==> flow/design.v <==
    `timescale 1ns / 1ps
    module chip8_cpu (
        input wire clk,
        input wire reset,
        input wire [7:0] mem_data_in,
        input wire [15:0] key_pressed,
        output reg mem_read,
        output reg [11:0] mem_addr_out,
        output reg [7:0] mem_data_out,
        output reg mem_write
    );
        reg [11:0]    pc;
        reg [11:0]    I;
        reg [7:0]     V[0:15];
        reg [15:0]    opcode;
        reg [3:0]     state;
        reg [3:0]     pc_data;
        reg [11:0]    stack[0:15];
        reg [7:0]     opcode_fh;
        reg [7:0]     opcode_sh;
        reg [7:0]     delay_timer,sound_timer; 
        reg [20:0]    one_hz;
        reg [3:0]     i;
        reg [15:0]    lfsr;       
        reg [1:0]     bcd_step;   
        wire [7:0]    vx = V[opcode[11:8]];
        wire [7:0]    vy = V[opcode[7:4]];
        wire [8:0]    add_xy = {1'b0, vx} + {1'b0, vy};
        wire [7:0]    bcd_h = vx / 8'd100;
        wire [7:0]    bcd_t = (vx / 8'd10) % 8'd10;
        wire [7:0]    bcd_o = vx % 8'd10;
        reg  [3:0]    key_idx;
        integer       k;
        always @(*) begin
            key_idx = 4'd0;
            for (k = 15; k >= 0; k = k - 1)
                if (key_pressed[k]) key_idx = k[3:0];
        end
        localparam FETCH1 = 0;
        localparam FETCH1_WAIT = 1;
        localparam FETCH2 = 2;
        localparam FETCH2_WAIT = 3;
        localparam LASTFETCH = 4;
        localparam EXECUTE = 5;
        localparam LASTFETCH_WAIT = 6;
        localparam STORE = 7;
        localparam RETRIEVE = 8;
        localparam RETRIEVE_WAIT = 9;
        localparam RETRIEVE_WAIT2 = 10;
        localparam BCD = 11;
        localparam KEYWAIT = 12;
        always @(posedge clk or posedge reset) begin
            if(reset) begin
                pc <= 12'h200;
                state <= FETCH1;
                opcode <= 0;
                I <= 12'd0;
                opcode_fh <= 0;
                opcode_sh <= 0;
                mem_read <= 0;
                mem_write <= 0;
                delay_timer <= 0;
                pc_data <= 0;
                one_hz <= 0;
                sound_timer <= 0;
                lfsr <= 16'hACE1;
                bcd_step <= 0;
            end else begin
                if (one_hz == 833333) begin  
                    one_hz <= 0;
                    if (delay_timer > 0)
                        delay_timer <= delay_timer - 1;
                    if (sound_timer > 0)
                        sound_timer <= sound_timer - 1;
                end else begin
                    one_hz <= one_hz + 1;
                end
                mem_read <= 0;
                mem_write <= 0;
            case(state)
                FETCH1: begin
                    mem_addr_out <= pc;
                    mem_read <= 1;
                    state <= FETCH1_WAIT;
                end
                FETCH1_WAIT: begin
                    state <= FETCH2;
                end
                FETCH2: begin
                    opcode_fh <= mem_data_in;
                    mem_addr_out <= pc + 1;
                    mem_read <= 1;
                    state <= FETCH2_WAIT;
                end
                FETCH2_WAIT: begin
                    state <= LASTFETCH;
                end
                LASTFETCH: begin
                    opcode_sh <= mem_data_in;
                    state <= LASTFETCH_WAIT;
                end 
                LASTFETCH_WAIT: begin
                    opcode <= {opcode_fh, opcode_sh};
                    state <= EXECUTE;
                end
                EXECUTE: begin
                    pc <= pc + 2;
                    state <= FETCH1;
                    case(opcode[15:12])                     
                        4'h6: begin
                            V[opcode[11:8]] <= opcode[7:0];
                        end
                        4'h7: begin
                            V[opcode[11:8]] <= V[opcode[11:8]] + opcode[7:0];
                        end
                        4'h1: begin
                            pc <= opcode[11:0];
                        end 
                        4'h2: begin
                            stack[pc_data] <= pc + 2;
                            pc <= opcode[11:0];
                            pc_data <= pc_data + 1;
                        end
                        4'h9: begin
                            if (vx != vy)
                                pc <= pc + 4;
                        end
                        4'h5: begin
                            if (vx == vy)
                                pc <= pc + 4;
                        end
                        4'h3: begin
                            if (vx == opcode[7:0])
                                pc <= pc + 4;
                        end
                        4'h4: begin
                            if (vx != opcode[7:0])
                                pc <= pc + 4;
                        end
                        4'h8: begin
                            case(opcode[3:0])
                                4'h0: V[opcode[11:8]] <= vy;
                                4'h1: V[opcode[11:8]] <= vx | vy;
                                4'h2: V[opcode[11:8]] <= vx & vy;
                                4'h3: V[opcode[11:8]] <= vx ^ vy;
                                4'h4: begin
                                    V[opcode[11:8]] <= add_xy[7:0];
                                    V[15] <= {7'd0, add_xy[8]};
                                end
                                4'h5: begin
                                    V[opcode[11:8]] <= vx - vy;
                                    V[15] <= {7'd0, vx >= vy};
                                end
                                4'h6: begin
                                    V[opcode[11:8]] <= vx >> 1;
                                    V[15] <= {7'd0, vx[0]};
                                end 
                                4'h7: begin
                                    V[opcode[11:8]] <= vy - vx;
                                    V[15] <= {7'd0, vy >= vx};
                                end
                                4'hE: begin
                                    V[opcode[11:8]] <= vx << 1;
                                    V[15] <= {7'd0, vx[7]};
                                end
                                default: ;
                            endcase
                        end
                        4'hA: begin 
                            I <= opcode[11:0];
                        end
                        4'hB: begin
                            pc <= opcode[11:0] + {4'd0, V[0]};
                        end
                        4'hC: begin
                            V[opcode[11:8]] <= opcode[7:0] & lfsr[7:0];
                            lfsr <= {lfsr[14:0], lfsr[15] ^ lfsr[13] ^ lfsr[12] ^ lfsr[10]};
                        end
                        4'hE: begin
                            case(opcode[7:0])
                                8'h9E: begin
                                    if (key_pressed[vx[3:0]])
                                        pc <= pc + 4;
                                end
                                8'hA1: begin
                                    if (key_pressed[vx[3:0]] != 1)
                                        pc <= pc + 4;
                                end
                                default: ;
                            endcase        
                        end    
                        4'hF: begin
                            case(opcode[7:0])
                                8'h07: begin
                                    V[opcode[11:8]] <= delay_timer;
                                end
                                8'h0A: begin
                                    pc <= pc;
                                    state <= KEYWAIT;
                                end
                                8'h15: begin
                                    delay_timer <= V[opcode[11:8]];
                                end
                                8'h18: begin
                                    sound_timer <= V[opcode[11:8]];
                                end
                                8'h1E: begin
                                    I <= I + V[opcode[11:8]];
                                end
                                8'h29: begin
                                    I <= {8'd0, vx[3:0]} * 12'd5;
                                end
                                8'h33: begin
                                    pc <= pc;
                                    bcd_step <= 0;
                                    state <= BCD;
                                end
                                8'h55: begin
                                    pc <= pc;
                                    i <= 0;
                                    state <= STORE;
                                end
                                8'h65: begin
                                    pc <= pc;
                                    i <= 0;
                                    state <= RETRIEVE;
                                end 
                                default: ;
                            endcase
                        end
                        4'hD: begin    
                        end
                        4'h0: begin
                            if (opcode[11:0] == 12'h0EE) begin
                                pc <= stack[pc_data - 1];
                                pc_data <= pc_data - 1;
                            end
                        end
                        default: ;
                    endcase 
                end
                STORE: begin 
                    mem_addr_out <= I + i;
                    mem_data_out <= V[i];
                    mem_write <= 1;
                    if (i == opcode[11:8]) begin
                        pc <= pc + 2;
                        state <= FETCH1;
                    end else begin
                        i <= i+1;
                        state <= STORE;
                    end
                end
                RETRIEVE: begin
                    mem_addr_out <= I + i;
                    mem_read <= 1;
                    state <= RETRIEVE_WAIT;
                end
                RETRIEVE_WAIT: begin
                    state <= RETRIEVE_WAIT2;
                end
                RETRIEVE_WAIT2: begin
                  V[i] <= mem_data_in;
                  if (i == opcode[11:8]) begin
                      pc <= pc + 2;
                      state <= FETCH1;
                  end else begin
                      i <= i + 1;
                      state <= RETRIEVE;
                  end
                end
                BCD: begin
                    mem_addr_out <= I + bcd_step;
                    mem_data_out <= (bcd_step == 0) ? bcd_h : (bcd_step == 1) ? bcd_t : bcd_o;
                    mem_write <= 1;
                    if (bcd_step == 2) begin
                        pc <= pc + 2;
                        state <= FETCH1;
                    end else begin
                        bcd_step <= bcd_step + 1;
                    end
                end
                KEYWAIT: begin
                    if (key_pressed != 16'd0) begin
                        V[opcode[11:8]] <= {4'd0, key_idx};
                        pc <= pc + 2;
                        state <= FETCH1;
                    end
                end
                default: state <= FETCH1;
            endcase
          end
        end
    endmodule
* From RTL to reports: chip8_cpu
The steps from the RTL of chip8_cpu to its reports follow in flow order.
Line numbers count from 1 in the design file above.
Library cell names are shortened.
The mark -- stands for no value.
- Design top :: chip8_cpu
- Clock port :: clk
- Library :: sky130hd
- Library corner :: tt_025C_1v80

* Word level
Yosys after proc, flatten, opt, wreduce and memory -nomap, before mapping. Print and check cells are not counted.
- Reductions and logical operators :: 66
- Divide/modulo/power cells :: 4
- Eq/ne operators :: 377
- Order comparisons :: 3
- Bitwise logic cells :: 8
- $add $sub $neg :: 17
- Muxes and demuxes :: 385
- Shift-type cells :: 1
- Multipliers :: 1
** Operator list (number)
- two-way mux 8 bit :: 279
- parallel mux 8 bit (select 9 bit) :: 16
- parallel mux 8 bit (select 5 bit) :: 16
- inequality test 4 bit with constant B :: 139
- parallel mux 8 bit (select 3 bit) :: 16
- parallel mux 8 bit (select 16 bit) :: 3
- AND reduction 21 bit :: 15
- == test 4 bit with constant B :: 53
- inequality test 3 bit with constant B :: 67
- parallel mux 12 bit (select 16 bit) :: 1
- two-way mux 12 bit :: 11
- == test 4 x 3 -> 1 bit with constant B :: 32
- parallel mux 12 bit (select 9 bit) :: 1
- parallel mux 12 bit (select 4 bit) :: 2
- two-way mux 4 bit :: 24
- inequality test 2 bit with constant B :: 40
- parallel mux 12 bit (select 2 bit) :: 3
- AND reduction 4 bit :: 17
- == test 4 x 2 -> 1 bit with constant B :: 16
- modulo 8 x 4 -> 8 bit with constant B :: 2
- divider 8 x 7 -> 8 bit with constant B :: 1
- parallel mux 4 bit (select 13 bit) :: 1
- == test 4 x 1 -> 1 bit with constant B :: 8
- zero test 4 bit :: 8
- divider 8 x 4 -> 8 bit with constant B :: 1
- adder 12 x 8 -> 12 bit :: 2
- adder 21 x 1 -> 21 bit with constant B :: 1
- == test 21 x 20 -> 1 bit with constant B :: 1
Not listed: further kinds 57, cells in them 86.
- Bits in registers :: 457
- Bits of input ports :: 26
- Output and inout bits :: 22
- Word-level cells :: 910

* Longest topological paths
Longest topological path by Yosys (ltp), each cell counted once; first at word level (registers and memories cut), then after technology mapping (sequential cells cut; the memories' decode and read muxes count).
- Depth after elaboration :: 19
- ABC_AREA :: 0
- Gate-level depth with buffers :: 59
- Depth with buffers taken out :: 56

* Netlist
Source: synth_stat.txt of the flow (Yosys; design flattened, memories mapped). It holds for the ABC_AREA given above (unset counts as 0); a run with the other value may have another netlist.
** Cell types
- edfxtp_1 :: number 344, total area 1.03E+04 um2
- dfrtp_1 :: number 112, total area 2.8E+03 um2
- ha_1 :: number 112, total area 1.4E+03 um2
- nand2_1 :: number 252, total area 945.907 um2
- o21ai_0 :: number 180, total area 900.864 um2
- nor2_1 :: number 209, total area 784.502 um2
- a21oi_1 :: number 145, total area 725.696 um2
- xnor2_1 :: number 72, total area 630.605 um2
- mux2_2 :: number 53, total area 596.822 um2
- a22oi_1 :: number 76, total area 570.547 um2
- a221oi_1 :: number 63, total area 551.779 um2
- mux2i_1 :: number 49, total area 490.47 um2
- clkbuf_1 :: number 124, total area 465.446 um2
- nand3_1 :: number 87, total area 435.418 um2
- a22o_1 :: number 45, total area 394.128 um2
- xor2_1 :: number 45, total area 394.128 um2
- inv_1 :: number 87, total area 326.563 um2
- dfstp_2 :: number 10, total area 262.752 um2
Other cell types: 90; their cells: 673.
- Mapped area :: 28250.8 um2
- Flip-flop cells :: 466
- Standard cells after synthesis :: 2738
- Buffer cells :: 170
- Area of sequential cells :: 13395.3 um2

* Path before layout
Source: OpenSTA report_checks on the synthesized netlist (no wires, ideal clock, input and output delay 20% of the period each), path of least setup slack; recovery checks are left aside. Register names are those of the netlist, which keeps one name where synthesis merged equal registers.
- Path type :: register -> register
- Start point :: register opcode[8]
- End point :: register mem_data_out[2]
- Buffers on the path :: 2
- Delay of the path :: 11.199 ns
- Launch time at the first pin :: 0.000 ns
- Stages :: 55
- Library setup time :: 0.261 ns
- Slack :: 0.801 ns
- Data required time :: 11.739 ns
- Arrival :: 10.938 ns
- Period :: 12.0 ns
- Synthesis period reached :: 11.199 ns
"delay of the path" is the arrival time less input delay plus setup time.
"stages": output pins that drive a net of the path, with the launching flip-flop's if there is one; two outputs of one cell count as two.
"synthesis period reached" = period - worst setup slack (recovery checks aside). The figure is calculated, with input and output delays left at 20% of the set period.
The rows between start and end are the longest chain of elaborated cells between them; the timing report does not say that the signal goes this way. Where chains are equally long, one stands for them.
Each line given opens the expression or statement behind the cell; cells for indexed reads and writes are added by Yosys, which also makes memories of some case tables.
- Cells stage by stage :: dfrtp_1 buf_4 nand2_1 nor3_1 or4_1 o32a_4 buf_2 ha_1 nand3_1 nor4b_2 a21oi_2 mux2i_4 ha_1 o21ai_0 a21oi_1 mux2i_1 ha_1 o21a_1 [... 19 more ...] a31o_2 o31ai_2 xnor2_1 mux2_2 ha_1 nand2_1 nor3b_1 mux2i_1 nor2b_1 o311a_1 a211o_1 nor4_4 or3_1 nand2_1 inv_2 ha_1 a21o_1 a221o_1
- Cells in the longest elaborated chain :: 7
- Elaborated cells on any way between the ends :: 24
- Those cells by class :: 4 x div; 15 x eq/ne; 4 x mux; 1 x reduce/logical
** RTL lines, path after synthesis
- from (decl) :: line 15 : reg [15:0]    opcode;
- from (assign) :: line 56 : opcode <= 0;
- from (assign) :: line 103 : opcode <= {opcode_fh, opcode_sh};
- == test 4 bit :: line 26 : wire [7:0]    vx = V[opcode[11:8]];
- parallel mux 8 bit (select 16 bit) :: line 26
- divider 8 x 4 -> 8 bit :: line 30 : wire [7:0]    bcd_t = (vx / 8'd10) % 8'd10;
- modulo 8 x 4 -> 8 bit :: line 30
- two-way mux 8 bit x2 :: line 274 : mem_data_out <= (bcd_step == 0) ? bcd_h : (bcd_step == 1) ? bcd_t : bcd_o;
- parallel mux 8 bit (select 2 bit) :: line 80 : case(state)
- to (assign) :: line 244 : mem_data_out <= V[i];
- to (assign) :: line 274
- to (decl) :: line 9 : output reg [7:0] mem_data_out,

* Timing after layout
Path of least setup slack in the final report of record 1 (OpenROAD, finished layout, wires in). Where an end is a register, its clock arrival counts in the times.
- Path type :: register -> register
- Start point :: register opcode[9]
- End point :: register mem_data_out[2]
- Period :: 20.7 ns
- Data required time :: 21.02 ns
- Library setup time :: 0.25 ns
- Launch time at the first pin :: 0.63 ns
- Stages :: 55
- Arrival :: 14.18 ns
- Buffers on the path :: 0
- Slack :: 6.85 ns
The rows between start and end are the longest chain of elaborated cells between them; the timing report does not say that the signal goes this way. Where chains are equally long, one stands for them.
- Cells stage by stage :: dfrtp_2 inv_1 o2bb2ai_1 a221oi_1 o31ai_4 ha_1 nand3_1 nor4b_2 a21o_1 nor2_1 ha_1 o21a_1 o21ai_0 a21oi_1 mux2i_1 ha_1 o21a_1 o21a_1 [... 19 more ...] o31ai_2 xnor2_1 mux2_2 ha_1 nand2_1 nor3b_1 a21oi_1 o22ai_1 nand2_1 o2111ai_1 a211o_1 nor4_4 or3_1 nand2_1 inv_2 ha_1 a21o_1 a221o_1
- Cells in the longest elaborated chain :: 7
- Elaborated cells on any way between the ends :: 24
- Those cells by class :: 4 x div; 15 x eq/ne; 4 x mux; 1 x reduce/logical
** RTL lines, path after layout
- from (decl) :: line 15 : reg [15:0]    opcode;
- from (assign) :: line 56 : opcode <= 0;
- from (assign) :: line 103 : opcode <= {opcode_fh, opcode_sh};
- == test 4 bit :: line 26 : wire [7:0]    vx = V[opcode[11:8]];
- parallel mux 8 bit (select 16 bit) :: line 26
- divider 8 x 4 -> 8 bit :: line 30 : wire [7:0]    bcd_t = (vx / 8'd10) % 8'd10;
- modulo 8 x 4 -> 8 bit :: line 30
- two-way mux 8 bit x2 :: line 274 : mem_data_out <= (bcd_step == 0) ? bcd_h : (bcd_step == 1) ? bcd_t : bcd_o;
- parallel mux 8 bit (select 2 bit) :: line 80 : case(state)
- to (assign) :: line 244 : mem_data_out <= V[i];
- to (assign) :: line 274
- to (decl) :: line 9 : output reg [7:0] mem_data_out,

Appendix: measured runs

Settings and measured results of 3 stored flow runs for module chip8_cpu (sky130hd), not sorted in any way. The constraints put input and output delay at 20% of the set period each and load the outputs with 0.01 pF.
"reached clock period": clock period set for the run, less the worst setup slack. It is reckoned from that one timing run; input and output delays stay at 20% of the period that was set.
"critical setup path time" is the time allowed to the run's worst setup path (the clock period less input and output delay, where it has them) less its slack. Clock arrival times count: a late capture clock shortens it, a late launch clock lengthens it.
"total power after layout": no workload was simulated; the value follows from the tool's default switching activity.

** Record 1
- Settings :: ABC_AREA=0; CELL_PAD_IN_SITES_DETAIL_PLACEMENT=0; CELL_PAD_IN_SITES_GLOBAL_PLACEMENT=1; CORE_ASPECT_RATIO=0.84; CORE_UTILIZATION=64; CTS_CLUSTER_DIAMETER=160; GPL_TIMING_DRIVEN=1; PLACE_DENSITY_LB_ADDON=0.17; SETUP_SLACK_MARGIN=1.19; period_ns=20.7; CAP_MARGIN=20; CORE_MARGIN=2; SLEW_MARGIN=20
- Die footprint :: 45844.7 um2
- Reached clock period :: 13.853 ns
- Critical setup path time :: 13.85 ns
- Worst setup path kind :: register -> register
- Smallest setup slack :: 6.847 ns
- Total power after layout :: 2.794 mW
- Utilization in the final report :: 0.714
- Yosys chip area after synthesis :: 28250.8 um2

** Record 2
- Settings :: CORE_UTILIZATION=40; GPL_ROUTABILITY_DRIVEN=0; TNS_END_PERCENT=35; period_ns=12.0; CAP_MARGIN=20; CORE_MARGIN=2; SLEW_MARGIN=20
- Utilization in the final report :: 0.457
- Critical setup path time :: 11.50 ns
- Worst setup path kind :: register -> register
- Smallest setup slack :: 0.497 ns
- Reached clock period :: 11.503 ns
- Total power after layout :: 4.958 mW
- Yosys chip area after synthesis :: 28250.8 um2
- Die footprint :: 72767.8 um2

** Record 3
- Settings :: CORE_UTILIZATION=30; CTS_CLUSTER_SIZE=84; GPL_ROUTABILITY_DRIVEN=0; TNS_END_PERCENT=80; period_ns=12.0; CAP_MARGIN=20; CORE_MARGIN=2; SLEW_MARGIN=20
- Yosys chip area after synthesis :: 28250.8 um2
- Reached clock period :: 11.306 ns
- Smallest setup slack :: 0.694 ns
- Utilization in the final report :: 0.347
- Total power after layout :: 4.929 mW
- Die footprint :: 96640.2 um2
- Critical setup path time :: 11.31 ns
- Worst setup path kind :: register -> register
